==> flow/design.v <==
module alu (
    input  [18:0] a,
    input  [18:0] b,
    input  [4:0]  opcode,
    output reg [37:0] outau
);
always @(*) begin
    case (opcode)
        5'b00000: outau = {19'b0, a + b};         
        5'b00001: outau = {19'b0, a - b};         
        5'b00010: outau = a * b;                  
        5'b00011: outau = (b != 0) ? {19'b0, a / b} : 38'b0;  
        5'b00100: outau = {19'b0, a + 19'd1};     
        5'b00101: outau = {19'b0, a - 19'd1};     
        5'b00110: outau = {19'b0, a & b};         
        5'b00111: outau = {19'b0, a | b};         
        5'b01000: outau = {19'b0, a ^ b};         
        5'b01001: outau = {19'b0, ~a};            
        default : outau = 38'b0;                  
    endcase
end
endmodule
module program_counter (
    input clk,
    input rst,
    input pc_enable,
    input [1:0] pc_sel,            
    input [18:0] target_addr,      
    output reg [18:0] pc
);
always @(posedge clk or posedge rst) begin
    if (rst) begin
        pc <= 19'd0;
    end 
    else if (pc_enable) begin
        case (pc_sel)
            2'b00: pc <= pc + 1;         
            2'b01: pc <= target_addr;        
            2'b10: pc <= target_addr;        
            2'b11: pc <= target_addr;        
        endcase
    end
end
endmodule
module inst_reg (
    input clk,
    input load_IR,
    input [18:0] ins,               
    output reg [4:0] opcode,        
    output reg [3:0] rs1, rs2, rd,  
    output reg [13:0] addr_imm,     
    output reg [5:0] branch_offset  
);
    localparam OPC_ADD   = 5'd0,
               OPC_SUB   = 5'd1,
               OPC_MUL   = 5'd2,
               OPC_DIV   = 5'd3,
               OPC_INC   = 5'd4,
               OPC_DEC   = 5'd5,
               OPC_AND   = 5'd6,
               OPC_OR    = 5'd7,
               OPC_XOR   = 5'd8,
               OPC_NOT   = 5'd9,
               OPC_LD    = 5'd10,
               OPC_ST    = 5'd11,
               OPC_BEQ   = 5'd12,
               OPC_BNE   = 5'd13,
               OPC_JMP   = 5'd14,
               OPC_CALL  = 5'd15;
    always @(posedge clk) begin
        if (load_IR) begin
            opcode <= ins[18:14];
            rs1 <= 4'd0;
            rs2 <= 4'd0;
            rd <= 4'd0;
            addr_imm <= 14'd0;
            branch_offset <= 6'd0;
            case (ins[18:14])
                OPC_ADD, OPC_SUB, OPC_MUL, OPC_DIV,
                OPC_INC, OPC_DEC, OPC_AND, OPC_OR,
                OPC_XOR, OPC_NOT: begin
                    rs1 <= ins[13:10];
                    rs2 <= ins[9:6];
                    rd  <= ins[5:2];
                end
                OPC_LD, OPC_ST: begin
                    rs1 <= ins[13:10];             
                    rs2 <= ins[9:6];               
                    addr_imm <= {8'd0, ins[5:0]};  
                end
                OPC_BEQ, OPC_BNE: begin
                    rs1 <= ins[13:10];            
                    rs2 <= ins[9:6];              
                    branch_offset <= ins[5:0];    
                end
                OPC_JMP, OPC_CALL: begin
                    addr_imm <= ins[13:0];        
                end
                default: begin
                end
            endcase
        end
    end
endmodule
module reg_file (
    input clk,
    input rst,
    input reg_write,                  
    input [4:0] read_reg1,            
    input [4:0] read_reg2,            
    input [4:0] write_reg,            
    input [18:0] write_data,          
    output [18:0] read_data1,         
    output [18:0] read_data2          
);
    reg [18:0] registers [0:31];
    assign read_data1 = registers[read_reg1];
    assign read_data2 = registers[read_reg2];
    integer i;
    always @(posedge clk or posedge rst) begin
        if (rst) begin
            for (i = 0; i < 32; i = i + 1)
                registers[i] <= 19'd0;
        end else if (reg_write) begin
                        registers[write_reg] <= write_data;
        end
    end
endmodule
module control_unit (
    input clk, rst,
    input [4:0] opcode,                     	 
    input regs_equal,				 
    output reg mem_read,			 
    output reg mem_write,			 
    output reg reg_write,			 
    output reg load_IR,				 
    output reg pc_enable,			 
    output reg [4:0] ALU_op,			 
    output reg [1:0] pc_sel,			 
    output halted				 
);
    parameter FETCH = 3'b000, EXECUTE = 3'b001, MEMORY = 3'b010,
              WRITBK = 3'b011, CONTROL = 3'b100, HALT = 3'b101;
    reg [2:0] state, next_state;
    assign halted = (state == HALT);
    always @(posedge clk or posedge rst) begin
        if (rst)
            state <= FETCH;
        else
            state <= next_state;
    end
    always @(*) begin
        case (state)
            FETCH: next_state = EXECUTE;
            EXECUTE: begin
                case (opcode)
                    5'b01010, 5'b01011: next_state = MEMORY;   				 
                    5'b01100, 5'b01101, 5'b01110, 5'b01111: next_state = CONTROL;	 
                    5'b00000, 5'b00001, 5'b00010, 5'b00011, 5'b00100,
                    5'b00101, 5'b00110, 5'b00111, 5'b01000, 5'b01001: next_state = WRITBK;  
                    5'b11111: next_state = HALT;					 
                    default: next_state = FETCH;					 
                endcase
            end
            MEMORY: begin
                if (opcode == 5'b01010)
                    next_state = WRITBK;	  
                else
                    next_state = FETCH;  	 
            end
            WRITBK: next_state = FETCH;
            CONTROL: next_state = FETCH;
            HALT: next_state = HALT;
            default: next_state = FETCH;
        endcase
    end
    always @(*) begin
        mem_read = 0;
        mem_write = 0;
        reg_write = 0;
        load_IR = 0;
        pc_enable = 0;
        ALU_op = 5'b00000;
        pc_sel = 2'b00;
        case (state)
            FETCH: begin
                mem_read = 1;
                load_IR = 1;
                pc_enable = 1;
                pc_sel = 2'b00;
            end
            EXECUTE: begin
                ALU_op = opcode;
            end
            MEMORY: begin
                if (opcode == 5'b01010)
                    mem_read = 1;        
                else
                    mem_write = 1;       
            end
            WRITBK: begin
                ALU_op = opcode;
                if (opcode != 5'b01011)  
                    reg_write = 1;
            end
            CONTROL: begin
                case (opcode)
                    5'b01100: begin pc_enable = regs_equal;  pc_sel = 2'b01; end  
                    5'b01101: begin pc_enable = !regs_equal; pc_sel = 2'b01; end  
                    5'b01110, 5'b01111: begin pc_enable = 1; pc_sel = 2'b10; end  
                    default: ;
                endcase
            end
            default: ;
        endcase
    end
endmodule
module top_module (
    input clk,
    input rst,
    output [18:0] imem_addr,               
    input  [18:0] imem_rdata,              
    output [8:0]  dmem_addr,               
    input  [18:0] dmem_rdata,              
    output [18:0] dmem_wdata,              
    output        dmem_we,                 
    output        halt                     
);
    wire [4:0] opcode;
    wire [3:0] rs1, rs2, rd;
    wire [13:0] addr_imm;
    wire [5:0] branch_offset;
    wire [4:0] alu_opcode;
    wire [1:0] pc_sel;
    wire [18:0] reg_data1, reg_data2;
    wire [37:0] alu_result;
    wire mem_read, mem_write, reg_write, load_IR, pc_enable;
    wire [18:0] pc_value;
    wire [18:0] target_addr;
    reg [18:0] mem_read_data;
    always @(posedge clk) begin
        if (mem_read)
            mem_read_data <= dmem_rdata;
    end
    wire is_load = (opcode == 5'b01010);
    wire [3:0]  wb_reg  = is_load ? rs2 : rd;
    wire [18:0] wb_data = is_load ? mem_read_data : alu_result[18:0];
    wire [18:0] ea      = reg_data1 + {5'd0, addr_imm};
    assign imem_addr  = pc_value;
    assign dmem_addr  = ea[8:0];
    assign dmem_wdata = reg_data2;
    assign dmem_we    = mem_write;
    assign target_addr = (pc_sel == 2'b01) ? (pc_value + {{13{branch_offset[5]}}, branch_offset}) : {5'd0, addr_imm};
    program_counter PC (
        .clk(clk),
        .rst(rst),
        .pc_enable(pc_enable),
        .pc_sel(pc_sel),
        .target_addr(target_addr),
        .pc(pc_value)
    );
    inst_reg IR (
        .clk(clk),
        .load_IR(load_IR),
        .ins(imem_rdata),
        .opcode(opcode),
        .rs1(rs1),
        .rs2(rs2),
        .rd(rd),
        .addr_imm(addr_imm),
        .branch_offset(branch_offset)
    );
    control_unit CU (
        .clk(clk),
        .rst(rst),
        .opcode(opcode),
        .regs_equal(reg_data1 == reg_data2),
        .mem_read(mem_read),
        .mem_write(mem_write),
        .reg_write(reg_write),
        .load_IR(load_IR),
        .pc_enable(pc_enable),
        .ALU_op(alu_opcode),
        .pc_sel(pc_sel),
        .halted(halt)
    );
    reg_file RF (
        .clk(clk),
        .rst(rst),
        .reg_write(reg_write),
        .read_reg1({1'b0, rs1}),
        .read_reg2({1'b0, rs2}),
        .write_reg({1'b0, wb_reg}),
        .write_data(wb_data),
        .read_data1(reg_data1),
        .read_data2(reg_data2)
    );
    alu ALU (
        .a(reg_data1),
        .b(reg_data2),
        .opcode(alu_opcode),
        .outau(alu_result)
    );
endmodule
======== From RTL to reports: top_module ========
Tool output for the design above before and after an edit, in the order of the flow.
Lines under "unedited" count in the file above, lines under "edited" in the edited file.
"change" is "edited" less "unedited", of the values as shown; "rel. change" is that difference over "unedited", in percent.
A cell with - has no value.
inputs
  top ..................................... top_module
  clock ................................... clk
  cell library ............................ sky130hd
  library corner .......................... tt_025C_1v80

======== Diff ========
The edit as a unified diff against the file above.
This change comes from a script, not from a designer. The edited design behaves differently; no optimisation was intended.
begin of diff
@@ -260,4 +260,7 @@
         .pc(pc_value)
     );
+    wire [13:0] addr_imm_a, addr_imm_b;
+    wire [5:0] branch_offset_a, branch_offset_b;
+    wire [3:0] rs2_a, rs2_b;
     inst_reg IR (
         .clk(clk),
@@ -266,9 +269,14 @@
         .opcode(opcode),
         .rs1(rs1),
-        .rs2(rs2),
+        .rs2(rs2_a),
         .rd(rd),
-        .addr_imm(addr_imm),
-        .branch_offset(branch_offset)
-    );
+        .addr_imm(addr_imm_a),
+        .branch_offset(branch_offset_a)
+    );
+    inst_reg IR_b (.clk(clk), .load_IR(load_IR), .ins(~imem_rdata), .rs2(rs2_b), .addr_imm(addr_imm_b),
+        .branch_offset(branch_offset_b));
+    assign addr_imm = addr_imm_a ^ addr_imm_b;
+    assign branch_offset = branch_offset_a ^ branch_offset_b;
+    assign rs2 = rs2_a ^ rs2_b;
     control_unit CU (
         .clk(clk),
end of diff

======== Word-level counts ========
Source: Yosys, flattened and elaborated. Widths are those after wreduce. Print and check cells do not count. Equal cells are merged and count once.
Memory sizes are those after Yosys's memory passes, which may raise the word count (mostly to a power of two), join words into wider ones and drop unused or constant bits.
cells by class
  element                           unedited  edited  change  rel. change (%)
  reductions and logical operators  34        39      +5      +14.71
  $add $sub $neg                    7         7       0       0.00
  muxes and demuxes                 24        25      +1      +4.17
  bitwise logic cells               4         8       +4      +100.00
  equality and inequality tests     84        99      +15     +17.86
  multiply operators                1         1       0       0.00
  divide/modulo/power cells         1         1       0       0.00
operators with widths
  cell                                                            unedited  edited  change  rel. change (%)
  5-bit by 4-bit equality test with 1-bit output with constant B  15        23      +8      +53.33
  5-bit by 3-bit equality test with 1-bit output with constant B  8         12      +4      +50.00
  2-bit OR reduction                                              6         9       +3      +50.00
  5-bit by 2-bit equality test with 1-bit output with constant B  4         6       +2      +50.00
  5-bit zero test                                                 5         6       +1      +20.00
  5-bit by 1-bit equality test with 1-bit output with constant B  2         3       +1      +50.00
  19-bit NOT                                                      1         2       +1      +100.00
  14-bit parallel mux with 2-bit select                           1         2       +1      +100.00
  14-bit OR reduction                                             1         2       +1      +100.00
  14-bit bitwise XOR                                              0         1       +1      -
  4-bit bitwise XOR                                               0         1       +1      -
  6-bit bitwise XOR                                               0         1       +1      -
  4-bit equality test with constant B                             24        24      0       0.00
  2-bit AND reduction                                             16        16      0       0.00
  4-bit by 3-bit equality test with 1-bit output with constant B  12        12      0       0.00
  4-bit by 2-bit equality test with 1-bit output with constant B  6         6       0       0.00
  1-bit two-way mux                                               6         6       0       0.00
  4-bit by 1-bit equality test with 1-bit output with constant B  3         3       0       0.00
  19-bit two-way mux                                              3         3       0       0.00
  19-bit by 1-bit adder with 19-bit output with constant B        2         2       0       0.00
  19-bit adder                                                    2         2       0       0.00
  2-bit equality test with constant B                             2         2       0       0.00
  3-bit by 2-bit equality test with 1-bit output with constant B  2         2       0       0.00
  3-bit equality test with constant B                             2         2       0       0.00
  2-bit two-way mux                                               2         2       0       0.00
  5-bit two-way mux                                               2         2       0       0.00
  1-bit parallel mux with 2-bit select                            2         2       0       0.00
  19-bit parallel mux with 16-bit select                          2         2       0       0.00
Not every row of either side is listed.
word-level totals
  element                          unedited  edited  change  rel. change (%)
  bits of input ports              40        40      0       0.00
  cells after elaboration          181       209     +28     +15.47
  bits in read-only memories       96        96      0       0.00
  output and inout port bits       49        49      0       0.00
  memories                         1         1       0       0.00
  clocked read ports x word width  3         3       0       0.00
  register bits                    382       406     +24     +6.28
memories
  element                                  unedited         edited
  words x width with read and write ports  32 x 3 bit 1R0W  32 x 3 bit 1R0W

======== Logic depth ========
Longest topological path by Yosys (ltp), each cell counted once; first at word level (registers and memories cut), then after technology mapping (sequential cells cut; the memories' decode and read muxes count).
depth
  element                        unedited  edited  change  rel. change (%)
  word-level depth               7         7       0       0.00
  ABC_AREA                       0         0       -       -
  gate-level depth with buffers  216       216     0       0.00
  depth with buffers taken out   198       200     +2      +1.01

======== Mapped cells and area ========
Yosys stat after the flow's synthesis: flattened, memories mapped to cells. It holds for the ABC_AREA given above (unset counts as 0); a run with the other value may have another netlist.
cell types
  type                       unedited  edited  change  rel. change (%)
  sky130_fd_sc_hd__nor2_1    445       535     +90     +20.22
  sky130_fd_sc_hd__o21ai_0   344       278     -66     -19.19
  sky130_fd_sc_hd__clkbuf_1  163       201     +38     +23.31
  sky130_fd_sc_hd__buf_2     64        30      -34     -53.12
  sky130_fd_sc_hd__xnor2_1   111       143     +32     +28.83
  sky130_fd_sc_hd__mux2i_1   73        99      +26     +35.62
  sky130_fd_sc_hd__a21oi_1   383       408     +25     +6.53
  sky130_fd_sc_hd__nor2b_1   69        45      -24     -34.78
  sky130_fd_sc_hd__edfxtp_1  56        80      +24     +42.86
  sky130_fd_sc_hd__a22o_1    40        16      -24     -60.00
  sky130_fd_sc_hd__mux2_2    96        116     +20     +20.83
  sky130_fd_sc_hd__or3_1     40        24      -16     -40.00
  sky130_fd_sc_hd__inv_1     297       282     -15     -5.05
  sky130_fd_sc_hd__a22oi_1   70        56      -14     -20.00
  sky130_fd_sc_hd__xor2_1    65        79      +14     +21.54
  sky130_fd_sc_hd__nor4_1    13        25      +12     +92.31
  sky130_fd_sc_hd__nand3_1   94        105     +11     +11.70
  sky130_fd_sc_hd__a32o_1    15        5       -10     -66.67
Not every row of either side is listed.
mapped netlist
  element                          unedited  edited   change   rel. change (%)
  flip-flop cells                  385       409      +24      +6.23
  area of sequential cells (um^2)  9899.5    10620.2  +720.7   +7.28
  mapped cells                     4796      4894     +98      +2.04
  chip area (Yosys) (um^2)         39684.3   40895.5  +1211.2  +3.05
  buffers                          273       272      -1       -0.37
The figures by module come from a second, unflattened synthesis with its own total; it is not the netlist above.
second synthesis, totals
  element                                         unedited  edited   change   rel. change (%)
  cell total of the unflattened synthesis         6372      6531     +159     +2.50
  area total of the unflattened synthesis (um^2)  60255.3   62009.5  +1754.2  +2.91
Each row is one instance without its submodules.
modules, unedited
  module           area (um^2)  instances  cells  seq. area (um^2)
  reg_file         31043.5      1          2680   15214.6
  alu              23680.2      1          3141   0.0
  top_module       2539.9       1          279    570.5
  inst_reg         1380.1       1          74     1111.1
  program_counter  1267.5       1          154    475.5
  control_unit     344.1        1          44     75.1
modules, edited
  module           area (um^2)  instances  cells  seq. area (um^2)
  reg_file         31043.5      1          2680   15214.6
  alu              23905.4      1          3190   0.0
  inst_reg         1380.1       2          74     1111.1
  top_module       2688.8       1          315    570.5
  program_counter  1267.5       1          154    475.5
  control_unit     344.1        1          44     75.1

======== Path before layout ========
Source: OpenSTA report_checks on the synthesized netlist (no wires, ideal clock, input and output delay 20% of the period each), path of least setup slack; recovery checks are left aside. Register names are those of the netlist, which keeps one name where synthesis merged equal registers.
timing after synthesis
  element                            unedited                     edited                        change  rel. change (%)
  path kind                          reg2reg                      reg2reg                       -       -
  start                              register IR.rs2[0]           register IR_b.rs2[0]          -       -
  end                                register RF.registers[9][0]  register RF.registers[11][0]  -       -
  period (ns)                        38.5                         38.5                          0.0     0.00
  launch time at the first pin (ns)  0.000                        0.000                         0.000   -
  data required time (ns)            38.364                       38.375                        +0.011  +0.03
  setup time (ns)                    0.136                        0.125                         -0.011  -
  slack (ns)                         -3.331                       -3.456                        -0.125  -
  path delay (ns)                    41.831                       41.956                        +0.125  +0.30
  driving pins on the path           198                          205                           +7      +3.54
  arrival time (ns)                  41.695                       41.831                        +0.136  +0.33
  buffers on the path                20                           22                            +2      +10.00
  synthesis period reached (ns)      41.831                       41.956                        +0.125  +0.30
"path delay" = arrival - input delay + setup time.
"driving pins on the path": output pins that drive a net of the path, with the launching flip-flop's if there is one; two outputs of one cell count as two.
"synthesis period reached" is the clock period less the worst setup slack; recovery checks do not enter. This is arithmetic on one report: input and output delays are still those of the set period (20% each).
The rows between start and end are the longest chain of elaborated cells between them; the timing report does not say that the signal goes this way. Where chains are equally long, one stands for them.
Each line given opens the expression or statement behind the cell; cells for indexed reads and writes are added by Yosys, which also makes memories of some case tables.
A register here has more assigning lines than the two given.
on the way, after synthesis, unedited
  cell sequence ........................... sky130_fd_sc_hd__edfxtp_1 -> sky130_fd_sc_hd__buf_4 -> sky130_fd_sc_hd__buf_6 -> sky130_fd_sc_hd__buf_4 -> sky130_fd_sc_hd__buf_4 -> sky130_fd_sc_hd__buf_2 -> sky130_fd_sc_hd__buf_2 -> sky130_fd_sc_hd__mux2_2 -> sky130_fd_sc_hd__nand2_1 -> sky130_fd_sc_hd__o21ai_0 -> sky130_fd_sc_hd__o32ai_1 -> sky130_fd_sc_hd__clkbuf_1 -> sky130_fd_sc_hd__ha_1 -> sky130_fd_sc_hd__nor2_1 -> sky130_fd_sc_hd__nor3_1 -> sky130_fd_sc_hd__nand3_1 -> sky130_fd_sc_hd__nor3_1 -> sky130_fd_sc_hd__or2_2 -> [162 not listed] -> sky130_fd_sc_hd__o21ai_1 -> sky130_fd_sc_hd__clkbuf_1 -> sky130_fd_sc_hd__mux2_2 -> sky130_fd_sc_hd__ha_1 -> sky130_fd_sc_hd__o21a_1 -> sky130_fd_sc_hd__o21a_1 -> sky130_fd_sc_hd__o21a_1 -> sky130_fd_sc_hd__o21ai_0 -> sky130_fd_sc_hd__nand2b_1 -> sky130_fd_sc_hd__a21oi_1 -> sky130_fd_sc_hd__o21a_1 -> sky130_fd_sc_hd__o21ai_0 -> sky130_fd_sc_hd__a2111oi_0 -> sky130_fd_sc_hd__o21a_1 -> sky130_fd_sc_hd__o221ai_1 -> sky130_fd_sc_hd__a22oi_1 -> sky130_fd_sc_hd__buf_2 -> sky130_fd_sc_hd__o21ai_0
  length of the longest elaborated chain .. 6
  elaborated cells on any way between the ends .. 31
  RTL lines with such cells ............... 12
  those cells by class .................... add/sub (2); mul (1); div (1); eq/ne (16); mux (5); logic (3); reduce/logical (3)
ends and longest elaborated chain, after synthesis, unedited
  element                                      line  source
  start: declaration                           50    output reg [3:0] rs1, rs2, rd,
  start: assignment                            83    rs2 <= ins[9:6];
  start: assignment                            88    rs2 <= ins[9:6];
  4-bit equality test                          118   assign read_data2 = registers[read_reg2];
  19-bit parallel mux with 16-bit select       118
  19-bit by 19-bit divider with 19-bit output  12    5'b00011: outau = (b != 0) ? {19'b0, a / b} : 38'b0;
  19-bit two-way mux                           12
  19-bit parallel mux with 10-bit select       8     case (opcode)
  19-bit two-way mux                           247   wire [18:0] wb_data = is_load ? mem_read_data : alu_result[18:0];
  end: assignment                              123   registers[i] <= 19'd0;
  end: assignment                              125   registers[write_reg] <= write_data;
  end: declaration                             116   reg [18:0] registers [0:31];
on the way, after synthesis, edited
  cell sequence ........................... sky130_fd_sc_hd__edfxtp_1 -> sky130_fd_sc_hd__xnor2_1 -> sky130_fd_sc_hd__buf_4 -> sky130_fd_sc_hd__buf_2 -> sky130_fd_sc_hd__buf_4 -> sky130_fd_sc_hd__buf_2 -> sky130_fd_sc_hd__o21ai_0 -> sky130_fd_sc_hd__a21oi_1 -> sky130_fd_sc_hd__o21ai_0 -> sky130_fd_sc_hd__a31oi_1 -> sky130_fd_sc_hd__inv_1 -> sky130_fd_sc_hd__clkbuf_1 -> sky130_fd_sc_hd__ha_1 -> sky130_fd_sc_hd__nand2_1 -> sky130_fd_sc_hd__nor4b_1 -> sky130_fd_sc_hd__nand4_1 -> sky130_fd_sc_hd__o41ai_1 -> sky130_fd_sc_hd__a31oi_1 -> [169 not listed] -> sky130_fd_sc_hd__nand2_1 -> sky130_fd_sc_hd__o21ai_0 -> sky130_fd_sc_hd__ha_1 -> sky130_fd_sc_hd__nor2b_1 -> sky130_fd_sc_hd__o21a_1 -> sky130_fd_sc_hd__o21a_1 -> sky130_fd_sc_hd__o21a_1 -> sky130_fd_sc_hd__o21ai_0 -> sky130_fd_sc_hd__nand2b_1 -> sky130_fd_sc_hd__a21oi_1 -> sky130_fd_sc_hd__o21ai_0 -> sky130_fd_sc_hd__a221o_1 -> sky130_fd_sc_hd__a2111oi_0 -> sky130_fd_sc_hd__o21ai_0 -> sky130_fd_sc_hd__a31oi_1 -> sky130_fd_sc_hd__nor2_1 -> sky130_fd_sc_hd__clkbuf_1 -> sky130_fd_sc_hd__mux2_2
  length of the longest elaborated chain .. 7
  elaborated cells on any way between the ends .. 32
  RTL lines with such cells ............... 13
  those cells by class .................... add/sub (2); mul (1); div (1); eq/ne (16); mux (5); logic (4); reduce/logical (3)
ends and longest elaborated chain, after synthesis, edited
  element                                      line  source
  start: declaration                           50    output reg [3:0] rs1, rs2, rd,
  start: assignment                            83    rs2 <= ins[9:6];
  start: assignment                            88    rs2 <= ins[9:6];
  4-bit bitwise XOR                            280   assign rs2 = rs2_a ^ rs2_b;
  4-bit equality test                          118   assign read_data2 = registers[read_reg2];
  19-bit parallel mux with 16-bit select       118
  19-bit by 19-bit divider with 19-bit output  12    5'b00011: outau = (b != 0) ? {19'b0, a / b} : 38'b0;
  19-bit two-way mux                           12
  19-bit parallel mux with 10-bit select       8     case (opcode)
  19-bit two-way mux                           247   wire [18:0] wb_data = is_load ? mem_read_data : alu_result[18:0];
  end: assignment                              123   registers[i] <= 19'd0;
  end: assignment                              125   registers[write_reg] <= write_data;
  end: declaration                             116   reg [18:0] registers [0:31];
Some nets on the timed path still bear RTL names; the line given drives or declares the net.
named nets, after synthesis, edited
  net            line
  dmem_wdata[0]  118

======== Path in the finished layout ========
Path of least setup slack in the final report of each run of pair 1 (OpenROAD, finished layout, wires in). Where an end is a register, its clock arrival counts in the times.
timing post-layout
  element                            unedited                     edited                       change  rel. change (%)
  path kind                          reg2reg                      reg2reg                      -       -
  start                              register IR.rs2[3]           register IR.rs1[1]           -       -
  end                                register RF.registers[9][0]  register RF.registers[2][0]  -       -
  driving pins on the path           199                          201                          +2      +1.01
  data required time (ns)            38.92                        38.99                        +0.07   +0.18
  buffers on the path                19                           19                           0       0.00
  period (ns)                        38.5                         38.5                         0.0     0.00
  arrival time (ns)                  37.75                        38.09                        +0.34   +0.90
  setup time (ns)                    0.15                         0.11                         -0.04   -
  slack (ns)                         1.17                         0.89                         -0.28   -
  launch time at the first pin (ns)  0.57                         0.60                         +0.03   +5.26
The rows between start and end are the longest chain of elaborated cells between them; the timing report does not say that the signal goes this way. Where chains are equally long, one stands for them.
A register here has more assigning lines than the two given.
on the way, post-layout, unedited
  cell sequence ........................... sky130_fd_sc_hd__edfxtp_1 -> sky130_fd_sc_hd__buf_12 -> sky130_fd_sc_hd__buf_4 -> sky130_fd_sc_hd__and3_1 -> sky130_fd_sc_hd__o21ai_0 -> sky130_fd_sc_hd__nand4_1 -> sky130_fd_sc_hd__o32ai_4 -> sky130_fd_sc_hd__inv_2 -> sky130_fd_sc_hd__or4_4 -> sky130_fd_sc_hd__nor2_4 -> sky130_fd_sc_hd__a31oi_1 -> sky130_fd_sc_hd__or2_4 -> sky130_fd_sc_hd__ha_4 -> sky130_fd_sc_hd__o21a_4 -> sky130_fd_sc_hd__nor2_4 -> sky130_fd_sc_hd__nor2_2 -> sky130_fd_sc_hd__nand3_2 -> sky130_fd_sc_hd__mux2i_1 -> [163 not listed] -> sky130_fd_sc_hd__o21ai_1 -> sky130_fd_sc_hd__ha_1 -> sky130_fd_sc_hd__nor2b_1 -> sky130_fd_sc_hd__o21a_1 -> sky130_fd_sc_hd__o21a_1 -> sky130_fd_sc_hd__o21a_1 -> sky130_fd_sc_hd__o21ai_2 -> sky130_fd_sc_hd__nand2b_1 -> sky130_fd_sc_hd__a21oi_2 -> sky130_fd_sc_hd__o21a_1 -> sky130_fd_sc_hd__o21ai_0 -> sky130_fd_sc_hd__a2111oi_1 -> sky130_fd_sc_hd__o21a_2 -> sky130_fd_sc_hd__o221ai_2 -> sky130_fd_sc_hd__a22oi_2 -> sky130_fd_sc_hd__buf_6 -> sky130_fd_sc_hd__buf_12 -> sky130_fd_sc_hd__o21ai_0
  length of the longest elaborated chain .. 6
  elaborated cells on any way between the ends .. 31
  RTL lines with such cells ............... 12
  those cells by class .................... add/sub (2); mul (1); div (1); eq/ne (16); mux (5); logic (3); reduce/logical (3)
ends and longest elaborated chain, post-layout, unedited
  element                                      line  source
  start: declaration                           50    output reg [3:0] rs1, rs2, rd,
  start: assignment                            83    rs2 <= ins[9:6];
  start: assignment                            88    rs2 <= ins[9:6];
  4-bit equality test                          118   assign read_data2 = registers[read_reg2];
  19-bit parallel mux with 16-bit select       118
  19-bit by 19-bit divider with 19-bit output  12    5'b00011: outau = (b != 0) ? {19'b0, a / b} : 38'b0;
  19-bit two-way mux                           12
  19-bit parallel mux with 10-bit select       8     case (opcode)
  19-bit two-way mux                           247   wire [18:0] wb_data = is_load ? mem_read_data : alu_result[18:0];
  end: assignment                              123   registers[i] <= 19'd0;
  end: assignment                              125   registers[write_reg] <= write_data;
  end: declaration                             116   reg [18:0] registers [0:31];
on the way, post-layout, edited
  cell sequence ........................... sky130_fd_sc_hd__edfxtp_1 -> sky130_fd_sc_hd__buf_12 -> sky130_fd_sc_hd__buf_12 -> sky130_fd_sc_hd__buf_6 -> sky130_fd_sc_hd__mux2_4 -> sky130_fd_sc_hd__a32oi_1 -> sky130_fd_sc_hd__nor2_1 -> sky130_fd_sc_hd__or4_4 -> sky130_fd_sc_hd__a211o_1 -> sky130_fd_sc_hd__nor4b_2 -> sky130_fd_sc_hd__buf_4 -> sky130_fd_sc_hd__nand4_1 -> sky130_fd_sc_hd__o41ai_4 -> sky130_fd_sc_hd__a31oi_1 -> sky130_fd_sc_hd__a31oi_1 -> sky130_fd_sc_hd__ha_1 -> sky130_fd_sc_hd__o21a_1 -> sky130_fd_sc_hd__nor2_2 -> [165 not listed] -> sky130_fd_sc_hd__o21ai_1 -> sky130_fd_sc_hd__ha_1 -> sky130_fd_sc_hd__nor2b_1 -> sky130_fd_sc_hd__o21a_1 -> sky130_fd_sc_hd__o21a_1 -> sky130_fd_sc_hd__o21a_1 -> sky130_fd_sc_hd__o21ai_1 -> sky130_fd_sc_hd__nand2b_1 -> sky130_fd_sc_hd__a21oi_2 -> sky130_fd_sc_hd__o21ai_2 -> sky130_fd_sc_hd__a221o_1 -> sky130_fd_sc_hd__a2111oi_2 -> sky130_fd_sc_hd__o21ai_1 -> sky130_fd_sc_hd__a31oi_2 -> sky130_fd_sc_hd__buf_6 -> sky130_fd_sc_hd__nor2_4 -> sky130_fd_sc_hd__buf_6 -> sky130_fd_sc_hd__mux2_2
  length of the longest elaborated chain .. 6
  elaborated cells on any way between the ends .. 30
  RTL lines with such cells ............... 13
  those cells by class .................... add/sub (4); mul (1); div (1); eq/ne (15); mux (4); logic (4); reduce/logical (1)
ends and longest elaborated chain, post-layout, edited
  element                                      line  source
  start: declaration                           50    output reg [3:0] rs1, rs2, rd,
  start: assignment                            82    rs1 <= ins[13:10];
  start: assignment                            87    rs1 <= ins[13:10];
  4-bit equality test                          117   assign read_data1 = registers[read_reg1];
  19-bit parallel mux with 16-bit select       117
  19-bit by 19-bit divider with 19-bit output  12    5'b00011: outau = (b != 0) ? {19'b0, a / b} : 38'b0;
  19-bit two-way mux                           12
  19-bit parallel mux with 10-bit select       8     case (opcode)
  19-bit two-way mux                           247   wire [18:0] wb_data = is_load ? mem_read_data : alu_result[18:0];
  end: assignment                              123   registers[i] <= 19'd0;
  end: assignment                              125   registers[write_reg] <= write_data;
  end: declaration                             116   reg [18:0] registers [0:31];

======== Flow runs ========
Runs of the flow (Yosys, OpenROAD) on both versions; the two runs of a pair have the same settings. The constraints put input and output delay at 20% of the set period each and load the outputs with 0.01 pF.
settings, pair 1
  period_ns ............................... 38.5
  CAP_MARGIN .............................. 20
  CORE_MARGIN ............................. 2
  CORE_UTILIZATION ........................ 40
  SLEW_MARGIN ............................. 20
final reports, pair 1
  element                                  unedited  edited    change   rel. change (%)
  final utilization (%)                    48.2      50.9      +2.7     -
  standard-cell area after layout (um^2)   47486.8   51750.9   +4264.1  +8.98
  final worst hold slack (ns)              0.441     0.459     +0.018   -
  worst setup slack after layout (ns)      1.171     0.893     -0.278   -
  overall die area (um^2)                  101745.0  104811.0  +3066.0  +3.01
  post-route setup TNS (ns)                0.000     0.000     0.000    -
  mapped cell area after synthesis (um^2)  39684.3   40895.5   +1211.2  +3.05
  period reached (ns)                      37.329    37.607    +0.278   +0.74
settings, pair 2
  CAP_MARGIN .............................. 35
  CORE_UTILIZATION ........................ 38
  CTS_CLUSTER_SIZE ........................ 85
  HOLD_SLACK_MARGIN ....................... 0.02
  MAX_ROUTING_LAYER ....................... met5
  PLACE_DENSITY_LB_ADDON .................. 0.3
  SLEW_MARGIN ............................. 20
  period_ns ............................... 56.3
  CORE_MARGIN ............................. 2
final reports, pair 2
  element                                  unedited  edited    change   rel. change (%)
  final utilization (%)                    42.6      42.8      +0.2     -
  standard-cell area after layout (um^2)   44076.0   45720.1   +1644.1  +3.73
  final worst hold slack (ns)              0.435     0.444     +0.009   -
  worst setup slack after layout (ns)      7.551     7.254     -0.297   -
  overall die area (um^2)                  107034.0  110261.0  +3227.0  +3.01
  post-route setup TNS (ns)                0.000     0.000     0.000    -
  mapped cell area after synthesis (um^2)  39684.3   40895.5   +1211.2  +3.05
  period reached (ns)                      48.749    49.046    +0.297   +0.61
By "period reached" is meant the clock period of the run minus its worst setup slack. This is arithmetic on one report: input and output delays are still those of the set period (20% each).
